==> flow/design.v <==
module alu (
    input  [18:0] a,
    input  [18:0] b,
    input  [4:0]  opcode,
    output reg [37:0] outau
);
always @(*) begin
    case (opcode)
        5'b00000: outau = {19'b0, a + b};         
        5'b00001: outau = {19'b0, a - b};         
        5'b00010: outau = a * b;                  
        5'b00011: outau = (b != 0) ? {19'b0, a / b} : 38'b0;  
        5'b00100: outau = {19'b0, a + 19'd1};     
        5'b00101: outau = {19'b0, a - 19'd1};     
        5'b00110: outau = {19'b0, a & b};         
        5'b00111: outau = {19'b0, a | b};         
        5'b01000: outau = {19'b0, a ^ b};         
        5'b01001: outau = {19'b0, ~a};            
        default : outau = 38'b0;                  
    endcase
end
endmodule
module program_counter (
    input clk,
    input rst,
    input pc_enable,
    input [1:0] pc_sel,            
    input [18:0] target_addr,      
    output reg [18:0] pc
);
always @(posedge clk or posedge rst) begin
    if (rst) begin
        pc <= 19'd0;
    end 
    else if (pc_enable) begin
        case (pc_sel)
            2'b00: pc <= pc + 1;         
            2'b01: pc <= target_addr;        
            2'b10: pc <= target_addr;        
            2'b11: pc <= target_addr;        
        endcase
    end
end
endmodule
module inst_reg (
    input clk,
    input load_IR,
    input [18:0] ins,               
    output reg [4:0] opcode,        
    output reg [3:0] rs1, rs2, rd,  
    output reg [13:0] addr_imm,     
    output reg [5:0] branch_offset  
);
    localparam OPC_ADD   = 5'd0,
               OPC_SUB   = 5'd1,
               OPC_MUL   = 5'd2,
               OPC_DIV   = 5'd3,
               OPC_INC   = 5'd4,
               OPC_DEC   = 5'd5,
               OPC_AND   = 5'd6,
               OPC_OR    = 5'd7,
               OPC_XOR   = 5'd8,
               OPC_NOT   = 5'd9,
               OPC_LD    = 5'd10,
               OPC_ST    = 5'd11,
               OPC_BEQ   = 5'd12,
               OPC_BNE   = 5'd13,
               OPC_JMP   = 5'd14,
               OPC_CALL  = 5'd15;
    always @(posedge clk) begin
        if (load_IR) begin
            opcode <= ins[18:14];
            rs1 <= 4'd0;
            rs2 <= 4'd0;
            rd <= 4'd0;
            addr_imm <= 14'd0;
            branch_offset <= 6'd0;
            case (ins[18:14])
                OPC_ADD, OPC_SUB, OPC_MUL, OPC_DIV,
                OPC_INC, OPC_DEC, OPC_AND, OPC_OR,
                OPC_XOR, OPC_NOT: begin
                    rs1 <= ins[13:10];
                    rs2 <= ins[9:6];
                    rd  <= ins[5:2];
                end
                OPC_LD, OPC_ST: begin
                    rs1 <= ins[13:10];             
                    rs2 <= ins[9:6];               
                    addr_imm <= {8'd0, ins[5:0]};  
                end
                OPC_BEQ, OPC_BNE: begin
                    rs1 <= ins[13:10];            
                    rs2 <= ins[9:6];              
                    branch_offset <= ins[5:0];    
                end
                OPC_JMP, OPC_CALL: begin
                    addr_imm <= ins[13:0];        
                end
                default: begin
                end
            endcase
        end
    end
endmodule
module reg_file (
    input clk,
    input rst,
    input reg_write,                  
    input [4:0] read_reg1,            
    input [4:0] read_reg2,            
    input [4:0] write_reg,            
    input [18:0] write_data,          
    output [18:0] read_data1,         
    output [18:0] read_data2          
);
    reg [18:0] registers [0:31];
    assign read_data1 = registers[read_reg1];
    assign read_data2 = registers[read_reg2];
    integer i;
    always @(posedge clk or posedge rst) begin
        if (rst) begin
            for (i = 0; i < 32; i = i + 1)
                registers[i] <= 19'd0;
        end else if (reg_write) begin
                        registers[write_reg] <= write_data;
        end
    end
endmodule
module control_unit (
    input clk, rst,
    input [4:0] opcode,                     	 
    input regs_equal,				 
    output reg mem_read,			 
    output reg mem_write,			 
    output reg reg_write,			 
    output reg load_IR,				 
    output reg pc_enable,			 
    output reg [4:0] ALU_op,			 
    output reg [1:0] pc_sel,			 
    output halted				 
);
    parameter FETCH = 3'b000, EXECUTE = 3'b001, MEMORY = 3'b010,
              WRITBK = 3'b011, CONTROL = 3'b100, HALT = 3'b101;
    reg [2:0] state, next_state;
    assign halted = (state == HALT);
    always @(posedge clk or posedge rst) begin
        if (rst)
            state <= FETCH;
        else
            state <= next_state;
    end
    always @(*) begin
        case (state)
            FETCH: next_state = EXECUTE;
            EXECUTE: begin
                case (opcode)
                    5'b01010, 5'b01011: next_state = MEMORY;   				 
                    5'b01100, 5'b01101, 5'b01110, 5'b01111: next_state = CONTROL;	 
                    5'b00000, 5'b00001, 5'b00010, 5'b00011, 5'b00100,
                    5'b00101, 5'b00110, 5'b00111, 5'b01000, 5'b01001: next_state = WRITBK;  
                    5'b11111: next_state = HALT;					 
                    default: next_state = FETCH;					 
                endcase
            end
            MEMORY: begin
                if (opcode == 5'b01010)
                    next_state = WRITBK;	  
                else
                    next_state = FETCH;  	 
            end
            WRITBK: next_state = FETCH;
            CONTROL: next_state = FETCH;
            HALT: next_state = HALT;
            default: next_state = FETCH;
        endcase
    end
    always @(*) begin
        mem_read = 0;
        mem_write = 0;
        reg_write = 0;
        load_IR = 0;
        pc_enable = 0;
        ALU_op = 5'b00000;
        pc_sel = 2'b00;
        case (state)
            FETCH: begin
                mem_read = 1;
                load_IR = 1;
                pc_enable = 1;
                pc_sel = 2'b00;
            end
            EXECUTE: begin
                ALU_op = opcode;
            end
            MEMORY: begin
                if (opcode == 5'b01010)
                    mem_read = 1;        
                else
                    mem_write = 1;       
            end
            WRITBK: begin
                ALU_op = opcode;
                if (opcode != 5'b01011)  
                    reg_write = 1;
            end
            CONTROL: begin
                case (opcode)
                    5'b01100: begin pc_enable = regs_equal;  pc_sel = 2'b01; end  
                    5'b01101: begin pc_enable = !regs_equal; pc_sel = 2'b01; end  
                    5'b01110, 5'b01111: begin pc_enable = 1; pc_sel = 2'b10; end  
                    default: ;
                endcase
            end
            default: ;
        endcase
    end
endmodule
module top_module (
    input clk,
    input rst,
    output [18:0] imem_addr,               
    input  [18:0] imem_rdata,              
    output [8:0]  dmem_addr,               
    input  [18:0] dmem_rdata,              
    output [18:0] dmem_wdata,              
    output        dmem_we,                 
    output        halt                     
);
    wire [4:0] opcode;
    wire [3:0] rs1, rs2, rd;
    wire [13:0] addr_imm;
    wire [5:0] branch_offset;
    wire [4:0] alu_opcode;
    wire [1:0] pc_sel;
    wire [18:0] reg_data1, reg_data2;
    wire [37:0] alu_result;
    wire mem_read, mem_write, reg_write, load_IR, pc_enable;
    wire [18:0] pc_value;
    wire [18:0] target_addr;
    reg [18:0] mem_read_data;
    always @(posedge clk) begin
        if (mem_read)
            mem_read_data <= dmem_rdata;
    end
    wire is_load = (opcode == 5'b01010);
    wire [3:0]  wb_reg  = is_load ? rs2 : rd;
    wire [18:0] wb_data = is_load ? mem_read_data : alu_result[18:0];
    wire [18:0] ea      = reg_data1 + {5'd0, addr_imm};
    assign imem_addr  = pc_value;
    assign dmem_addr  = ea[8:0];
    assign dmem_wdata = reg_data2;
    assign dmem_we    = mem_write;
    assign target_addr = (pc_sel == 2'b01) ? (pc_value + {{13{branch_offset[5]}}, branch_offset}) : {5'd0, addr_imm};
    program_counter PC (
        .clk(clk),
        .rst(rst),
        .pc_enable(pc_enable),
        .pc_sel(pc_sel),
        .target_addr(target_addr),
        .pc(pc_value)
    );
    inst_reg IR (
        .clk(clk),
        .load_IR(load_IR),
        .ins(imem_rdata),
        .opcode(opcode),
        .rs1(rs1),
        .rs2(rs2),
        .rd(rd),
        .addr_imm(addr_imm),
        .branch_offset(branch_offset)
    );
    control_unit CU (
        .clk(clk),
        .rst(rst),
        .opcode(opcode),
        .regs_equal(reg_data1 == reg_data2),
        .mem_read(mem_read),
        .mem_write(mem_write),
        .reg_write(reg_write),
        .load_IR(load_IR),
        .pc_enable(pc_enable),
        .ALU_op(alu_opcode),
        .pc_sel(pc_sel),
        .halted(halt)
    );
    reg_file RF (
        .clk(clk),
        .rst(rst),
        .reg_write(reg_write),
        .read_reg1({1'b0, rs1}),
        .read_reg2({1'b0, rs2}),
        .write_reg({1'b0, wb_reg}),
        .write_data(wb_data),
        .read_data1(reg_data1),
        .read_data2(reg_data2)
    );
    alu ALU (
        .a(reg_data1),
        .b(reg_data2),
        .opcode(alu_opcode),
        .outau(alu_result)
    );
endmodule
Reports on top_module --
Tool output for the design above, in the order of the flow. Line numbers count from 1 in the design file above. Cell names lack the library's common part. A cell with n/a has no value.
Design: top module top_module, clock clk, standard-cell library sky130hd, timing corner tt_025C_1v80

After elaboration --
Yosys after proc, flatten, opt, wreduce and memory -nomap, before mapping. Print and check cells are not counted. Equal cells are merged and count once. Yosys's memory passes give these memory sizes; they may raise the number of words (mostly to a power of two), join words into wider ones and drop unused or constant bits.
Word-level totals: elaborated cells 181, output and inout port bits 49, memory bits (read-only) 96, memory cells 1, word width x clocked read ports 3, register bits 382, input bits 40
Cells by class: reduce/logical cells 34, muxes and demuxes 24, div/mod/pow operators 1, add/sub/neg operators 7, multipliers 1, equality and inequality tests 84, bitwise operators 4
Memory list:
- (no name shown) | depth 32, width 3, read ports 1, wr ports 0, line 156 | case (opcode)
Operator list (number):
- parallel mux 19 bit (select 16 bit) | 2
- divider 19 x 19 -> 19 bit | 1
- multiplier 19 x 19 -> 19 bit | 1
- parallel mux 19 bit (select 10 bit) | 1
- equality test 4 bit (second input constant) | 24
- equality test 5 x 4 -> 1 bit (second input constant) | 15
- 2-to-1 mux 19 bit | 3
- equality test 4 x 3 -> 1 bit (second input constant) | 12
- equality test 5 x 3 -> 1 bit (second input constant) | 8
- adder 19 x 1 -> 19 bit (second input constant) | 2
- adder 19 bit | 2
- parallel mux 19 bit (select 2 bit) | 1
- AND reduction 2 bit | 16
- parallel mux 14 bit (select 2 bit) | 1
- logical NOT 5 bit | 5
- equality test 4 x 2 -> 1 bit (second input constant) | 6
- equality test 5 x 2 -> 1 bit (second input constant) | 4
- subtractor 19 x 1 -> 19 bit (second input constant) | 1
- subtractor 19 bit | 1
- equality test 19 bit | 1
- bitwise AND 19 bit | 1
- bitwise OR 19 bit | 1
- XOR 19 bit | 1
- inverter 19 bit | 1
- nonzero test 19 bit | 1
- OR reduction 14 bit | 1
- OR reduction 2 bit | 6
- equality test 4 x 1 -> 1 bit (second input constant) | 3
Other operator kinds: 21; their cells: 33.

Logic depth --
Longest topological path by Yosys (ltp), each cell counted once; first at word level (registers and memories cut), then after technology mapping (sequential cells cut; the memories' decode and read muxes count).
Depth: depth in word-level cells 7, ABC_AREA 0, gate-level depth with buffers 216, mapped depth without buffers 198

Mapped cells and area --
Yosys stat after the flow's synthesis: flattened, memories mapped to cells. It holds for the ABC_AREA given above (unset counts as 0); a run with the other value may have another netlist. Totals and module areas in this step are rounded.
Synthesis totals: sequential area 9900 sq um, cell count 4796, flip-flop cells 385, cell area after synthesis 39700 sq um, buffers 273
Cells by type:
- dfrtp_1 | number 326, area in all 8.16E+03 sq um
- ha_1 | number 358, area in all 4.48E+03 sq um
- fa_1 | number 127, area in all 2.54E+03 sq um
- a21oi_1 | number 383, area in all 1.92E+03 sq um
- nand2_1 | number 462, area in all 1.73E+03 sq um
- o21ai_0 | number 344, area in all 1.72E+03 sq um
- edfxtp_1 | number 56, area in all 1.68E+03 sq um
- nor2_1 | number 445, area in all 1.67E+03 sq um
- inv_1 | number 297, area in all 1.11E+03 sq um
- mux2_2 | number 96, area in all 1.08E+03 sq um
- xnor2_1 | number 111, area in all 972.182 sq um
- mux2i_1 | number 73, area in all 730.701 sq um
- o21a_1 | number 88, area in all 660.634 sq um
- nor3_1 | number 125, area in all 625.6 sq um
- clkbuf_1 | number 163, area in all 611.837 sq um
- xor2_1 | number 65, area in all 569.296 sq um
- a22oi_1 | number 70, area in all 525.504 sq um
- a21o_1 | number 65, area in all 487.968 sq um
Not listed: further types 93, cells in them 1142. The figures by module come from a second, unflattened synthesis with its own total; it is not the netlist above.
Second synthesis, totals: cells (unflattened synthesis) 6372, area (unflattened synthesis) 60300 sq um
Each row is one instance without its submodules.
By module:
- reg_file | cells 2680, area 31000 sq um, seq. area 15200 sq um, instances 1
- alu | cells 3141, area 23700 sq um, seq. area 0.0 sq um, instances 1
- top_module | cells 279, area 2540 sq um, seq. area 571 sq um, instances 1
- inst_reg | cells 74, area 1380 sq um, seq. area 1110 sq um, instances 1
- program_counter | cells 154, area 1270 sq um, seq. area 475 sq um, instances 1
- control_unit | cells 44, area 344 sq um, seq. area 75.1 sq um, instances 1

Path before layout --
OpenSTA on the mapped netlist: ideal clock, no wires. The path of least setup slack (recovery checks aside). Input and output delay are each 20% of the period. Register names are those of the netlist, which keeps one name where synthesis merged equal registers.
Timing path after synthesis: kind flip-flop to flip-flop, from register IR.rs2[0], to register RF.registers[9][0], path buffers 20, clock period 38.5 ns, time at the first pin 0.000 ns, library setup time 0.136 ns, arrival time 41.695 ns, delay of the path 41.831 ns, path slack -3.331 ns, required time 38.364 ns, stages 198, synthesis period reached 41.831 ns
"delay of the path" = arrival - input delay + setup time. "stages" counts driving pins, that of a launching flip-flop among them; a cell with two outputs on the path counts twice. "synthesis period reached" = period - worst setup slack (recovery checks aside). The figure is calculated, with input and output delays left at 20% of the set period. Between the ends stands the longest chain of elaborated cells between them, by number of cells; it is not shown to be the way that was timed. Of several equally long chains one is given. Each line given opens the expression or statement behind the cell; cells for indexed reads and writes are added by Yosys, which also makes memories of some case tables. At most two assigning lines are given for a register; there are more.
On the way, after synthesis: path through edfxtp_1 -> buf_4 -> buf_6 -> buf_4 -> buf_4 -> buf_2 -> buf_2 -> mux2_2 -> nand2_1 -> o21ai_0 -> o32ai_1 -> clkbuf_1 -> ha_1 -> nor2_1 -> nor3_1 -> nand3_1 -> nor3_1 -> or2_2 -> (+162 left out) -> o21ai_1 -> clkbuf_1 -> mux2_2 -> ha_1 -> o21a_1 -> o21a_1 -> o21a_1 -> o21ai_0 -> nand2b_1 -> a21oi_1 -> o21a_1 -> o21ai_0 -> a2111oi_0 -> o21a_1 -> o221ai_1 -> a22oi_1 -> buf_2 -> o21ai_0, cells in the longest elaborated chain 6, elaborated cells on any way between the ends 31, source lines of those cells 12, classes of those cells 2 x add/sub; 1 x mul; 1 x div; 16 x eq/ne; 5 x mux; 3 x logic; 3 x reduce/logical
RTL lines, path after synthesis:
- start, declared | line 50 | output reg [3:0] rs1, rs2, rd,
- start, assigned | line 83 | rs2 <= ins[9:6];
- start, assigned | line 88 | rs2 <= ins[9:6];
- equality test 4 bit | line 118 | assign read_data2 = registers[read_reg2];
- parallel mux 19 bit (select 16 bit) | line 118
- divider 19 x 19 -> 19 bit | line 12 | 5'b00011: outau = (b != 0) ? {19'b0, a / b} : 38'b0;
- 2-to-1 mux 19 bit | line 12
- parallel mux 19 bit (select 10 bit) | line 8 | case (opcode)
- 2-to-1 mux 19 bit | line 247 | wire [18:0] wb_data = is_load ? mem_read_data : alu_result[18:0];
- end, assigned | line 123 | registers[i] <= 19'd0;
- end, assigned | line 125 | registers[write_reg] <= write_data;
- end, declared | line 116 | reg [18:0] registers [0:31];

Worst path after layout --
Path of least setup slack in the final report of flow run 1 (OpenROAD, finished layout, wires in). Where an end is a register, its clock arrival counts in the times.
Timing path after layout: kind flip-flop to flip-flop, from register IR.rs1[0], to register RF.registers[14][0], library setup time 0.14 ns, stages 204, clock period 60.5 ns, required time 60.99 ns, time at the first pin 0.65 ns, path buffers 22, path slack 3.12 ns, arrival time 57.87 ns
Between the ends stands the longest chain of elaborated cells between them, by number of cells; it is not shown to be the way that was timed. Of several equally long chains one is given. At most two assigning lines are given for a register; there are more.
On the way, after layout: path through edfxtp_1 -> buf_2 -> buf_2 -> buf_2 -> buf_2 -> clkbuf_2 -> buf_2 -> nand3_1 -> a21oi_1 -> nor2_1 -> o21ai_0 -> o32a_1 -> ha_1 -> nor2_1 -> nor3_1 -> nand3_1 -> nor3_1 -> or2_2 -> (+168 left out) -> clkbuf_1 -> mux2_2 -> ha_1 -> o21a_1 -> o21a_1 -> o21a_1 -> o21ai_0 -> nand2b_1 -> a21oi_1 -> o21a_1 -> o21ai_0 -> a2111oi_0 -> o21a_1 -> o221ai_1 -> a22oi_1 -> buf_4 -> buf_2 -> o21ai_0, cells in the longest elaborated chain 6, elaborated cells on any way between the ends 30, source lines of those cells 13, classes of those cells 4 x add/sub; 1 x mul; 1 x div; 15 x eq/ne; 4 x mux; 4 x logic; 1 x reduce/logical
RTL lines, path after layout:
- start, declared | line 50 | output reg [3:0] rs1, rs2, rd,
- start, assigned | line 82 | rs1 <= ins[13:10];
- start, assigned | line 87 | rs1 <= ins[13:10];
- equality test 4 bit | line 117 | assign read_data1 = registers[read_reg1];
- parallel mux 19 bit (select 16 bit) | line 117
- divider 19 x 19 -> 19 bit | line 12 | 5'b00011: outau = (b != 0) ? {19'b0, a / b} : 38'b0;
- 2-to-1 mux 19 bit | line 12
- parallel mux 19 bit (select 10 bit) | line 8 | case (opcode)
- 2-to-1 mux 19 bit | line 247 | wire [18:0] wb_data = is_load ? mem_read_data : alu_result[18:0];
- end, assigned | line 123 | registers[i] <= 19'd0;
- end, assigned | line 125 | registers[write_reg] <= write_data;
- end, declared | line 116 | reg [18:0] registers [0:31];

Lab notebook: top_module

Measured results for top_module: 4 stored runs of the Yosys and OpenROAD flow on sky130hd. The settings differ; the order carries no meaning. The constraints put input and output delay at 20% of the set period each and load the outputs with 0.01 pF.
"clock period achieved" = clock period - worst setup slack. The figure is calculated, with input and output delays left at 20% of the set period.
"critical path time" = time allowed to the worst setup path (clock period - input delay - output delay, where it has them) - its slack; a late launch clock adds to it, a late capture clock takes from it.
Values from the reports are rounded here.

* Flow run 1 | settings: ABC_AREA 0; CELL_PAD_IN_SITES_DETAIL_PLACEMENT 1; CORE_ASPECT_RATIO 0.81; CORE_UTILIZATION 17; CTS_CLUSTER_SIZE 96; GPL_ROUTABILITY_DRIVEN 1; GPL_TIMING_DRIVEN 0; HOLD_SLACK_MARGIN 0.17; MAX_ROUTING_LAYER met4; PLACE_DENSITY_LB_ADDON 0.17; SLEW_MARGIN 35; period_ns 60.5; CAP_MARGIN 20; CORE_MARGIN 2 | results: setup slack of the critical path 3.12 ns; critical path time 57.38 ns; critical path type flip-flop to flip-flop; standard-cell area after routing 47300 sq um; total negative setup slack 0.000 ns; clock period achieved 57.376 ns; area of the synthesized netlist 39700 sq um; die area 237000 sq um; worst hold slack after layout 0.450 ns; utilization after layout 0.204
* Flow run 2 | settings: CAP_MARGIN 40; CELL_PAD_IN_SITES_GLOBAL_PLACEMENT 2; CORE_UTILIZATION 17; CTS_CLUSTER_DIAMETER 168; GPL_ROUTABILITY_DRIVEN 1; MAX_ROUTING_LAYER met4; PLACE_DENSITY 0.81; SETUP_SLACK_MARGIN 5.0; period_ns 33.4; CORE_MARGIN 2; SLEW_MARGIN 20 | results: setup slack of the critical path -3.32 ns; critical path time 36.72 ns; critical path type flip-flop to flip-flop; standard-cell area after routing 57800 sq um; total negative setup slack -72.0 ns; clock period achieved 36.718 ns; area of the synthesized netlist 39700 sq um; die area 237000 sq um; worst hold slack after layout 0.428 ns; utilization after layout 0.249
* Flow run 3 | settings: period_ns 38.5; CAP_MARGIN 20; CORE_MARGIN 2; CORE_UTILIZATION 40; SLEW_MARGIN 20 | results: setup slack of the critical path 1.17 ns; critical path time 37.33 ns; critical path type flip-flop to flip-flop; standard-cell area after routing 47500 sq um; total negative setup slack 0.000 ns; clock period achieved 37.329 ns; area of the synthesized netlist 39700 sq um; die area 102000 sq um; worst hold slack after layout 0.441 ns; utilization after layout 0.482
* Flow run 4 | settings: ABC_AREA 0; CELL_PAD_IN_SITES_DETAIL_PLACEMENT 1; CELL_PAD_IN_SITES_GLOBAL_PLACEMENT 2; CORE_ASPECT_RATIO 0.81; CORE_UTILIZATION 17; CTS_CLUSTER_SIZE 96; GPL_ROUTABILITY_DRIVEN 1; GPL_TIMING_DRIVEN 0; HOLD_SLACK_MARGIN 0.17; MAX_ROUTING_LAYER met4; MIN_ROUTING_LAYER met2; PLACE_DENSITY_LB_ADDON 0.0; SLEW_MARGIN 35; period_ns 60.5; CAP_MARGIN 20; CORE_MARGIN 2 | results: setup slack of the critical path 3.18 ns; critical path time 57.32 ns; critical path type flip-flop to flip-flop; standard-cell area after routing 49100 sq um; total negative setup slack 0.000 ns; clock period achieved 57.315 ns; area of the synthesized netlist 39700 sq um; die area 237000 sq um; worst hold slack after layout 0.448 ns; utilization after layout 0.211
